==> flow/design.v <==
module jt49_dcrm2 #(parameter sw=8) (
    input                clk,
    input                cen,
    input                rst,
    input         [sw-1:0]  din,
    output signed [sw-1:0]  dout
);
localparam dw=10;  
reg  signed [sw+dw:0] integ, exact, error;
reg  signed [sw:0] pre_dout;
reg signed [sw:0] q;
always @(*) begin
    exact = integ+error;
    q = exact[sw+dw:dw];
    pre_dout  = { 1'b0, din } - q;
end
assign dout = pre_dout[sw-1:0];
always @(posedge clk)
    if( rst ) begin
        integ <= {sw+dw+1{1'b0}};
        error <= {sw+dw+1{1'b0}};
    end else if( cen ) begin
        integ <= integ + pre_dout;  
        error <= exact-{q, {dw{1'b0}}};
    end
endmodule
module iir_1st_order
#(
	parameter COEFF_WIDTH = 18,
	parameter COEFF_SCALE = 15,
	parameter DATA_WIDTH  = 16,
	parameter COUNT_BITS  = 10
)
(
	input clk,
	input reset,
	input [COUNT_BITS - 1 : 0] div,
	input signed [COEFF_WIDTH - 1 : 0] A2, B1, B2,
   input signed [DATA_WIDTH - 1 :0] in,
   output [DATA_WIDTH - 1:0] out
);
	reg signed [DATA_WIDTH-1:0] x0,x1,y0;
	reg signed [DATA_WIDTH + COEFF_WIDTH - 1 : 0] out32;
	reg [COUNT_BITS - 1:0] count;
	assign out = y0;
	always @ (*) begin
		out32 <= (B1*x0 + B2*x1) - A2*y0;  
	end
	always @ (posedge clk) begin
		if(reset) begin
			count <= 0;
			x0 <= 0;
			x1 <= 0;
			y0 <= 0;
		end
		else begin
			count <= count + 1'd1;
			if (count == div - 1) begin
					count <= 0;
					y0 <= {out32[DATA_WIDTH + COEFF_WIDTH - 1] , out32[COEFF_SCALE + DATA_WIDTH - 2 : COEFF_SCALE]};
					x1 <= x0;
					x0 <= in;
			end
		end
	end
endmodule  
module iir_2nd_order
#(
	parameter COEFF_WIDTH = 18,
	parameter COEFF_SCALE = 14,
	parameter DATA_WIDTH  = 16,
	parameter COUNT_BITS  = 10
)
(
	input clk,
	input reset,
	input [COUNT_BITS - 1 : 0] div,
	input signed [COEFF_WIDTH - 1 : 0] A2, A3, B1, B2, B3,
   input signed [DATA_WIDTH - 1 : 0] in,
   output [DATA_WIDTH - 1 : 0] out
);
	reg signed [DATA_WIDTH-1 : 0] x0,x1,x2;
	reg signed [DATA_WIDTH-1 : 0] y0,y1;
	reg signed [(DATA_WIDTH + COEFF_WIDTH - 1) : 0] out32;
	reg [COUNT_BITS : 0] count;
	assign out = y0;
	always @ (*) begin
		out32 <= (B1*x0 + B2*x1 + B3*x2) - (A2*y0 + A3*y1);  
	end
	always @ (posedge clk) begin
		if(reset) begin
			count <=  0;
			x0 <= 0;
			x1 <= 0;
			x2 <= 0;
			y0 <= 0;
			y1 <= 0; 
		end
		else begin
			count <= count + 1'd1;
			if (count == div - 1) begin
					count <= 0;
					y1 <= y0;
					y0 <= {out32[DATA_WIDTH + COEFF_WIDTH - 1] , out32[(DATA_WIDTH + COEFF_SCALE - 2) : COEFF_SCALE]};
					x2 <= x1;
					x1 <= x0;
					x0 <= in;
			end
		end
	end
endmodule  
module arkanoid_lpf(
	input clk,
	input reset,
	input signed [15:0] in,
	output signed [15:0] out);
	wire [9:0] div = 10'd256;  
	wire signed [17:0] A2;
	wire signed [17:0] B2;
	wire signed [17:0] B1;
	wire signed [15:0] audio_post_lpf1;
	assign A2 = -18'd18211;
	assign B1 = 18'd7278;
	assign B2 = 18'd7278;
	iir_1st_order lpf6db(.clk(clk),
								.reset(reset),
								.div(div),
								.A2(A2),
								.B1(B1),
								.B2(B2),
								.in(in),
								.out(audio_post_lpf1)); 
	assign out = audio_post_lpf1;
endmodule
module arkanoid_audio
(
	input                clk_48m,
	input                reset,       
	input          [9:0] sound_raw,   
	input                pause,
	input                vol_boost,
	output signed [15:0] sound
);
reg [8:0] div;
always @(posedge clk_48m) begin
	if(!reset)
		div <= 9'd0;
	else
		div <= div + 9'd1;
end
wire dcrm_cen = !div;
wire signed [15:0] sound_dcrm;
jt49_dcrm2 #(16) dcrm
(
	.clk(clk_48m),
	.cen(dcrm_cen),
	.rst(~reset),
	.din({5'd0, sound_raw}),
	.dout(sound_dcrm)
);
wire signed [15:0] sound_filtered;
arkanoid_lpf lpf
(
	.clk(clk_48m),
	.reset(~reset),
	.in(sound_dcrm),
	.out(sound_filtered)
);
assign sound = pause ? 16'd0 : vol_boost ? (sound_filtered <<< 16'd5) : (sound_filtered <<< 16'd4);
endmodule
* Tool chain data of arkanoid_audio
What the tools print for arkanoid_audio, step after step. Line numbers count from 1 in the design file above. The mark -- stands for no value.
Set-up: top module arkanoid_audio, clock port clk_48m, library sky130hd, timing corner tt_025C_1v80

* Elaborated design
Yosys after proc, flatten, opt, wreduce and memory -nomap, before mapping. Enables and synchronous resets that opt folds into registers are not counted as muxes. Memory bits, and registers merged into a memory's read port (data or address), are not among the register bits. Print and check cells are not counted. Equal cells are merged and count once.
Cells by class: $add $sub $neg 8, multipliers 3, divide/modulo/power cells 0, $lt $le $gt $ge 0, eq/ne operators 1, shift-type cells 0, multiplexer cells 2, bitwise operators 1, reductions and logical operators 2
Operators by type and width (number):
- 13-bit by 16-bit multiplier with 29-bit output (first input constant) | 2
- 16-bit by 16-bit multiplier with 32-bit output (first input constant) | 1
- 31-bit by 32-bit subtractor with 33-bit output | 1
- 16-bit two-way mux | 2
- 30-bit by 30-bit adder with 31-bit output | 1
- 27-bit by 17-bit adder with 27-bit output | 1
- 27-bit adder | 1
- 27-bit subtractor | 1
- 10-bit by 17-bit subtractor with 17-bit output | 1
- 10-bit by 1-bit adder with 10-bit output (second input constant) | 1
- 10-bit by 8-bit equality test with 1-bit output (second input constant) | 1
- 9-bit by 1-bit adder with 9-bit output (second input constant) | 1
- 9-bit logical NOT | 1
- 2-bit OR reduction | 1
- 1-bit inverter | 1
Bit counts: flip-flop bits (word level) 121, latch bits 0, memory bits (writable) 0, ROM bits 0, clocked read ports x word width 0, memory cells 0, input bits 14, output and inout bits 16

* Longest topological paths
Yosys ltp: most cells in a row. Word level: on the elaborated netlist, between registers, memories and ports. Mapped: between sequential cells and ports; inverters and the memories' decode and read muxes count.
Logic depth: word-level depth 3, ABC_AREA 1, depth in mapped cells 44, mapped depth without buffers 44

* Netlist
Source: synth_stat.txt of the flow (Yosys; design flattened, memories mapped). It holds for the ABC_AREA given above (unset counts as 0); a run with the other value may have another netlist. Totals and module areas in this step are rounded.
Mapped netlist: mapped cells 2837, cell area after synthesis 23040 um^2, sequential area 2082 um^2, flip-flops 104, buffers 30
Cell types:
- sky130_fd_sc_hd__fa_1 | number 355, total area 7.11E+03 um^2
- sky130_fd_sc_hd__ha_1 | number 336, total area 4.2E+03 um^2
- sky130_fd_sc_hd__inv_1 | number 761, total area 2856.49 um^2
- sky130_fd_sc_hd__dfxtp_1 | number 104, total area 2.08E+03 um^2
- sky130_fd_sc_hd__nand2_1 | number 324, total area 1.22E+03 um^2
- sky130_fd_sc_hd__a21oi_1 | number 169, total area 845.811 um^2
- sky130_fd_sc_hd__xor2_1 | number 94, total area 823.29 um^2
- sky130_fd_sc_hd__nor2_1 | number 172, total area 645.619 um^2
- sky130_fd_sc_hd__o21ai_0 | number 116, total area 580.557 um^2
- sky130_fd_sc_hd__xnor2_1 | number 51, total area 446.678 um^2
- sky130_fd_sc_hd__nand3_1 | number 88, total area 440.422 um^2
- sky130_fd_sc_hd__nor3_1 | number 28, total area 140.134 um^2
- sky130_fd_sc_hd__nand4_1 | number 22, total area 137.632 um^2
- sky130_fd_sc_hd__o22ai_1 | number 20, total area 125.12 um^2
- sky130_fd_sc_hd__a21o_1 | number 16, total area 120.115 um^2
- sky130_fd_sc_hd__a211oi_1 | number 15, total area 112.608 um^2
- sky130_fd_sc_hd__o211ai_1 | number 15, total area 112.608 um^2
- sky130_fd_sc_hd__a31oi_1 | number 15, total area 93.84 um^2
Other cell types: 38; their cells: 136.

* Timing after synthesis
OpenSTA on the mapped netlist: ideal clock, no wires. The path of least setup slack (recovery checks aside). Input and output delay are each 20% of the period. Register names are those of the netlist, which keeps one name where synthesis merged equal registers.
Timing path post-synthesis: kind flip-flop to flip-flop, from reg lpf.lpf6db.x0[14], to reg lpf.lpf6db.y0[14], clock period 20.0 ns, library setup time 0.115 ns, launch time at the first pin 0.000 ns, arrival 8.533 ns, data required time 19.885 ns, path slack 11.352 ns, path delay 8.648 ns, driving pins on the path 42, path buffers 0, synthesis period reached 8.648 ns
"path delay" = arrival - input delay + setup time. "driving pins on the path": output pins that drive a net of the path, with the launching flip-flop's if there is one; two outputs of one cell count as two. "synthesis period reached" = period - worst setup slack (recovery checks aside). The figure is calculated, with input and output delays left at 20% of the set period. Between the ends stands the longest chain of elaborated cells between them, by number of cells; it is not shown to be the way that was timed. Of several equally long chains one is given. Each line given opens the expression or statement behind the cell; cells for indexed reads and writes are added by Yosys, which also makes memories of some case tables.
Between the ends, post-synthesis: path through sky130_fd_sc_hd__dfxtp_1 -> sky130_fd_sc_hd__inv_1 -> sky130_fd_sc_hd__ha_1 -> sky130_fd_sc_hd__inv_1 -> sky130_fd_sc_hd__ha_1 -> sky130_fd_sc_hd__inv_1 -> sky130_fd_sc_hd__nand2_1 -> sky130_fd_sc_hd__nand2_1 -> sky130_fd_sc_hd__fa_1 -> sky130_fd_sc_hd__inv_1 -> sky130_fd_sc_hd__fa_1 -> sky130_fd_sc_hd__inv_1 -> sky130_fd_sc_hd__fa_1 -> sky130_fd_sc_hd__inv_1 -> sky130_fd_sc_hd__ha_1 -> sky130_fd_sc_hd__nand2_1 -> sky130_fd_sc_hd__nor3_1 -> sky130_fd_sc_hd__nor2_1 -> [6 not listed] -> sky130_fd_sc_hd__xnor2_1 -> sky130_fd_sc_hd__fa_1 -> sky130_fd_sc_hd__inv_1 -> sky130_fd_sc_hd__fa_1 -> sky130_fd_sc_hd__fa_1 -> sky130_fd_sc_hd__fa_1 -> sky130_fd_sc_hd__fa_1 -> sky130_fd_sc_hd__fa_1 -> sky130_fd_sc_hd__inv_1 -> sky130_fd_sc_hd__ha_1 -> sky130_fd_sc_hd__nand2_1 -> sky130_fd_sc_hd__nor3_1 -> sky130_fd_sc_hd__nor3b_1 -> sky130_fd_sc_hd__nand3_1 -> sky130_fd_sc_hd__nand3_1 -> sky130_fd_sc_hd__nand2_1 -> sky130_fd_sc_hd__o21ai_0 -> sky130_fd_sc_hd__inv_1, cells in the longest elaborated chain 3
RTL lines, path post-synthesis:
- start, declared | line 42 | reg signed [DATA_WIDTH-1:0] x0,x1,y0;
- start, assigned | line 52 | x0 <= 0;
- start, assigned | line 62 | x0 <= in;
- 13-bit by 16-bit multiplier with 29-bit output | line 47 | out32 <= (B1*x0 + B2*x1) - A2*y0;
- 30-bit by 30-bit adder with 31-bit output | line 47
- 31-bit by 32-bit subtractor with 33-bit output | line 47
- end, assigned | line 54 | y0 <= 0;
- end, assigned | line 60 | y0 <= {out32[DATA_WIDTH + COEFF_WIDTH - 1] , out32[COEFF_SCALE + DATA_WIDTH - 2 : COEFF_SCALE]};
- end, declared | line 42

* Worst path after layout
From the final timing report of stored run 1: the path of least setup slack in the routed layout; clock arrival at registers is part of the times.
Timing path post-layout: kind flip-flop to flip-flop, from reg lpf.lpf6db.x0[4], to reg lpf.lpf6db.y0[6], clock period 8.89 ns, library setup time 0.06 ns, launch time at the first pin 0.41 ns, arrival 10.17 ns, data required time 9.27 ns, path slack -0.90 ns, driving pins on the path 38, path buffers 5
Between the ends stands the longest chain of elaborated cells between them, by number of cells; it is not shown to be the way that was timed. Of several equally long chains one is given.
Between the ends, post-layout: path through sky130_fd_sc_hd__dfxtp_4 -> sky130_fd_sc_hd__ha_4 -> sky130_fd_sc_hd__buf_4 -> sky130_fd_sc_hd__buf_4 -> sky130_fd_sc_hd__ha_2 -> sky130_fd_sc_hd__inv_1 -> sky130_fd_sc_hd__fa_1 -> sky130_fd_sc_hd__fa_1 -> sky130_fd_sc_hd__fa_1 -> sky130_fd_sc_hd__inv_1 -> sky130_fd_sc_hd__ha_4 -> sky130_fd_sc_hd__a21o_1 -> sky130_fd_sc_hd__buf_4 -> sky130_fd_sc_hd__a31oi_4 -> sky130_fd_sc_hd__nor2_4 -> sky130_fd_sc_hd__nor2_4 -> sky130_fd_sc_hd__o21ai_2 -> sky130_fd_sc_hd__xor2_2 -> [2 not listed] -> sky130_fd_sc_hd__fa_1 -> sky130_fd_sc_hd__fa_2 -> sky130_fd_sc_hd__fa_1 -> sky130_fd_sc_hd__inv_2 -> sky130_fd_sc_hd__fa_1 -> sky130_fd_sc_hd__fa_1 -> sky130_fd_sc_hd__ha_4 -> sky130_fd_sc_hd__buf_4 -> sky130_fd_sc_hd__nand2_4 -> sky130_fd_sc_hd__nor2_4 -> sky130_fd_sc_hd__inv_2 -> sky130_fd_sc_hd__nor3_4 -> sky130_fd_sc_hd__buf_6 -> sky130_fd_sc_hd__nand4_1 -> sky130_fd_sc_hd__a31o_2 -> sky130_fd_sc_hd__nand3_1 -> sky130_fd_sc_hd__o211ai_1 -> sky130_fd_sc_hd__inv_1, cells in the longest elaborated chain 3
RTL lines, path post-layout:
- start, declared | line 42 | reg signed [DATA_WIDTH-1:0] x0,x1,y0;
- start, assigned | line 52 | x0 <= 0;
- start, assigned | line 62 | x0 <= in;
- 13-bit by 16-bit multiplier with 29-bit output | line 47 | out32 <= (B1*x0 + B2*x1) - A2*y0;
- 30-bit by 30-bit adder with 31-bit output | line 47
- 31-bit by 32-bit subtractor with 33-bit output | line 47
- end, assigned | line 54 | y0 <= 0;
- end, assigned | line 60 | y0 <= {out32[DATA_WIDTH + COEFF_WIDTH - 1] , out32[COEFF_SCALE + DATA_WIDTH - 2 : COEFF_SCALE]};
- end, declared | line 42

--- measured runs ---
Settings and measured results of 4 stored flow runs for module arkanoid_audio (sky130hd), not sorted in any way. The constraints put input and output delay at 20% of the set period each and load the outputs with 0.01 pF.
"period achieved": clock period set for the run, less the worst setup slack. It is reckoned from that one timing run; input and output delays stay at 20% of the period that was set.
By "time used up by the worst setup path" is meant the share of the clock period that the worst setup path is allowed (20% is reserved at inputs, 20% at outputs), minus its slack. Clock arrival times at its registers enter into it.
"power": no workload was simulated; the value follows from the tool's default switching activity.
The measured numbers are rounded.

* Stored run 1 | settings: ABC_AREA 1; CELL_PAD_IN_SITES_DETAIL_PLACEMENT 2; CELL_PAD_IN_SITES_GLOBAL_PLACEMENT 3; CORE_ASPECT_RATIO 1.01; CORE_MARGIN 4; CORE_UTILIZATION 20; CTS_CLUSTER_DIAMETER 251; CTS_CLUSTER_SIZE 55; GPL_ROUTABILITY_DRIVEN 0; HOLD_SLACK_MARGIN 0.12; MAX_ROUTING_LAYER met5; MIN_ROUTING_LAYER met1; PLACE_DENSITY 0.94; SLEW_MARGIN 15; TNS_END_PERCENT 50; period_ns 8.89; CAP_MARGIN 20 | results: time used up by the worst setup path 9.79 ns; worst setup path kind flip-flop to flip-flop; summed negative setup slack -10.40 ns; worst slack on setup checks -0.904 ns; std-cell area (final layout) 29160 um^2; overall die area 120700 um^2; worst hold slack in the final report 0.464 ns; post-route utilization 0.256; area of the synthesized netlist 23040 um^2; period achieved 9.794 ns; power 3.185 mW
* Stored run 2 | settings: CORE_UTILIZATION 45; period_ns 10.3; CAP_MARGIN 20; CORE_MARGIN 2; SLEW_MARGIN 20 | results: time used up by the worst setup path 9.88 ns; worst setup path kind flip-flop to flip-flop; summed negative setup slack 0.000 ns; worst slack on setup checks 0.421 ns; std-cell area (final layout) 23520 um^2; overall die area 51080 um^2; worst hold slack in the final report 0.461 ns; post-route utilization 0.483; area of the synthesized netlist 22180 um^2; period achieved 9.879 ns; power 2.055 mW
* Stored run 3 | settings: CAP_MARGIN 35; CELL_PAD_IN_SITES_GLOBAL_PLACEMENT 2; CORE_UTILIZATION 48; CTS_CLUSTER_DIAMETER 223; GPL_ROUTABILITY_DRIVEN 1; GPL_TIMING_DRIVEN 1; HOLD_SLACK_MARGIN 0.04; MIN_ROUTING_LAYER met1; PLACE_DENSITY_LB_ADDON 0.29; period_ns 14.2; CORE_MARGIN 2; SLEW_MARGIN 20 | results: time used up by the worst setup path 10.23 ns; worst setup path kind flip-flop to flip-flop; summed negative setup slack 0.000 ns; worst slack on setup checks 3.973 ns; std-cell area (final layout) 23350 um^2; overall die area 47950 um^2; worst hold slack in the final report 0.460 ns; post-route utilization 0.514; area of the synthesized netlist 22180 um^2; period achieved 10.227 ns; power 1.483 mW
* Stored run 4 | settings: CELL_PAD_IN_SITES_GLOBAL_PLACEMENT 0; CORE_MARGIN 3; CORE_UTILIZATION 63; CTS_CLUSTER_DIAMETER 44; PLACE_DENSITY 0.48; SETUP_SLACK_MARGIN 3.93; period_ns 14.2; CAP_MARGIN 20; SLEW_MARGIN 20 | results: time used up by the worst setup path 9.81 ns; worst setup path kind flip-flop to flip-flop; summed negative setup slack 0.000 ns; worst slack on setup checks 4.387 ns; std-cell area (final layout) 23190 um^2; overall die area 37500 um^2; worst hold slack in the final report 0.462 ns; post-route utilization 0.67; area of the synthesized netlist 22180 um^2; period achieved 9.813 ns; power 1.478 mW
--- end ---
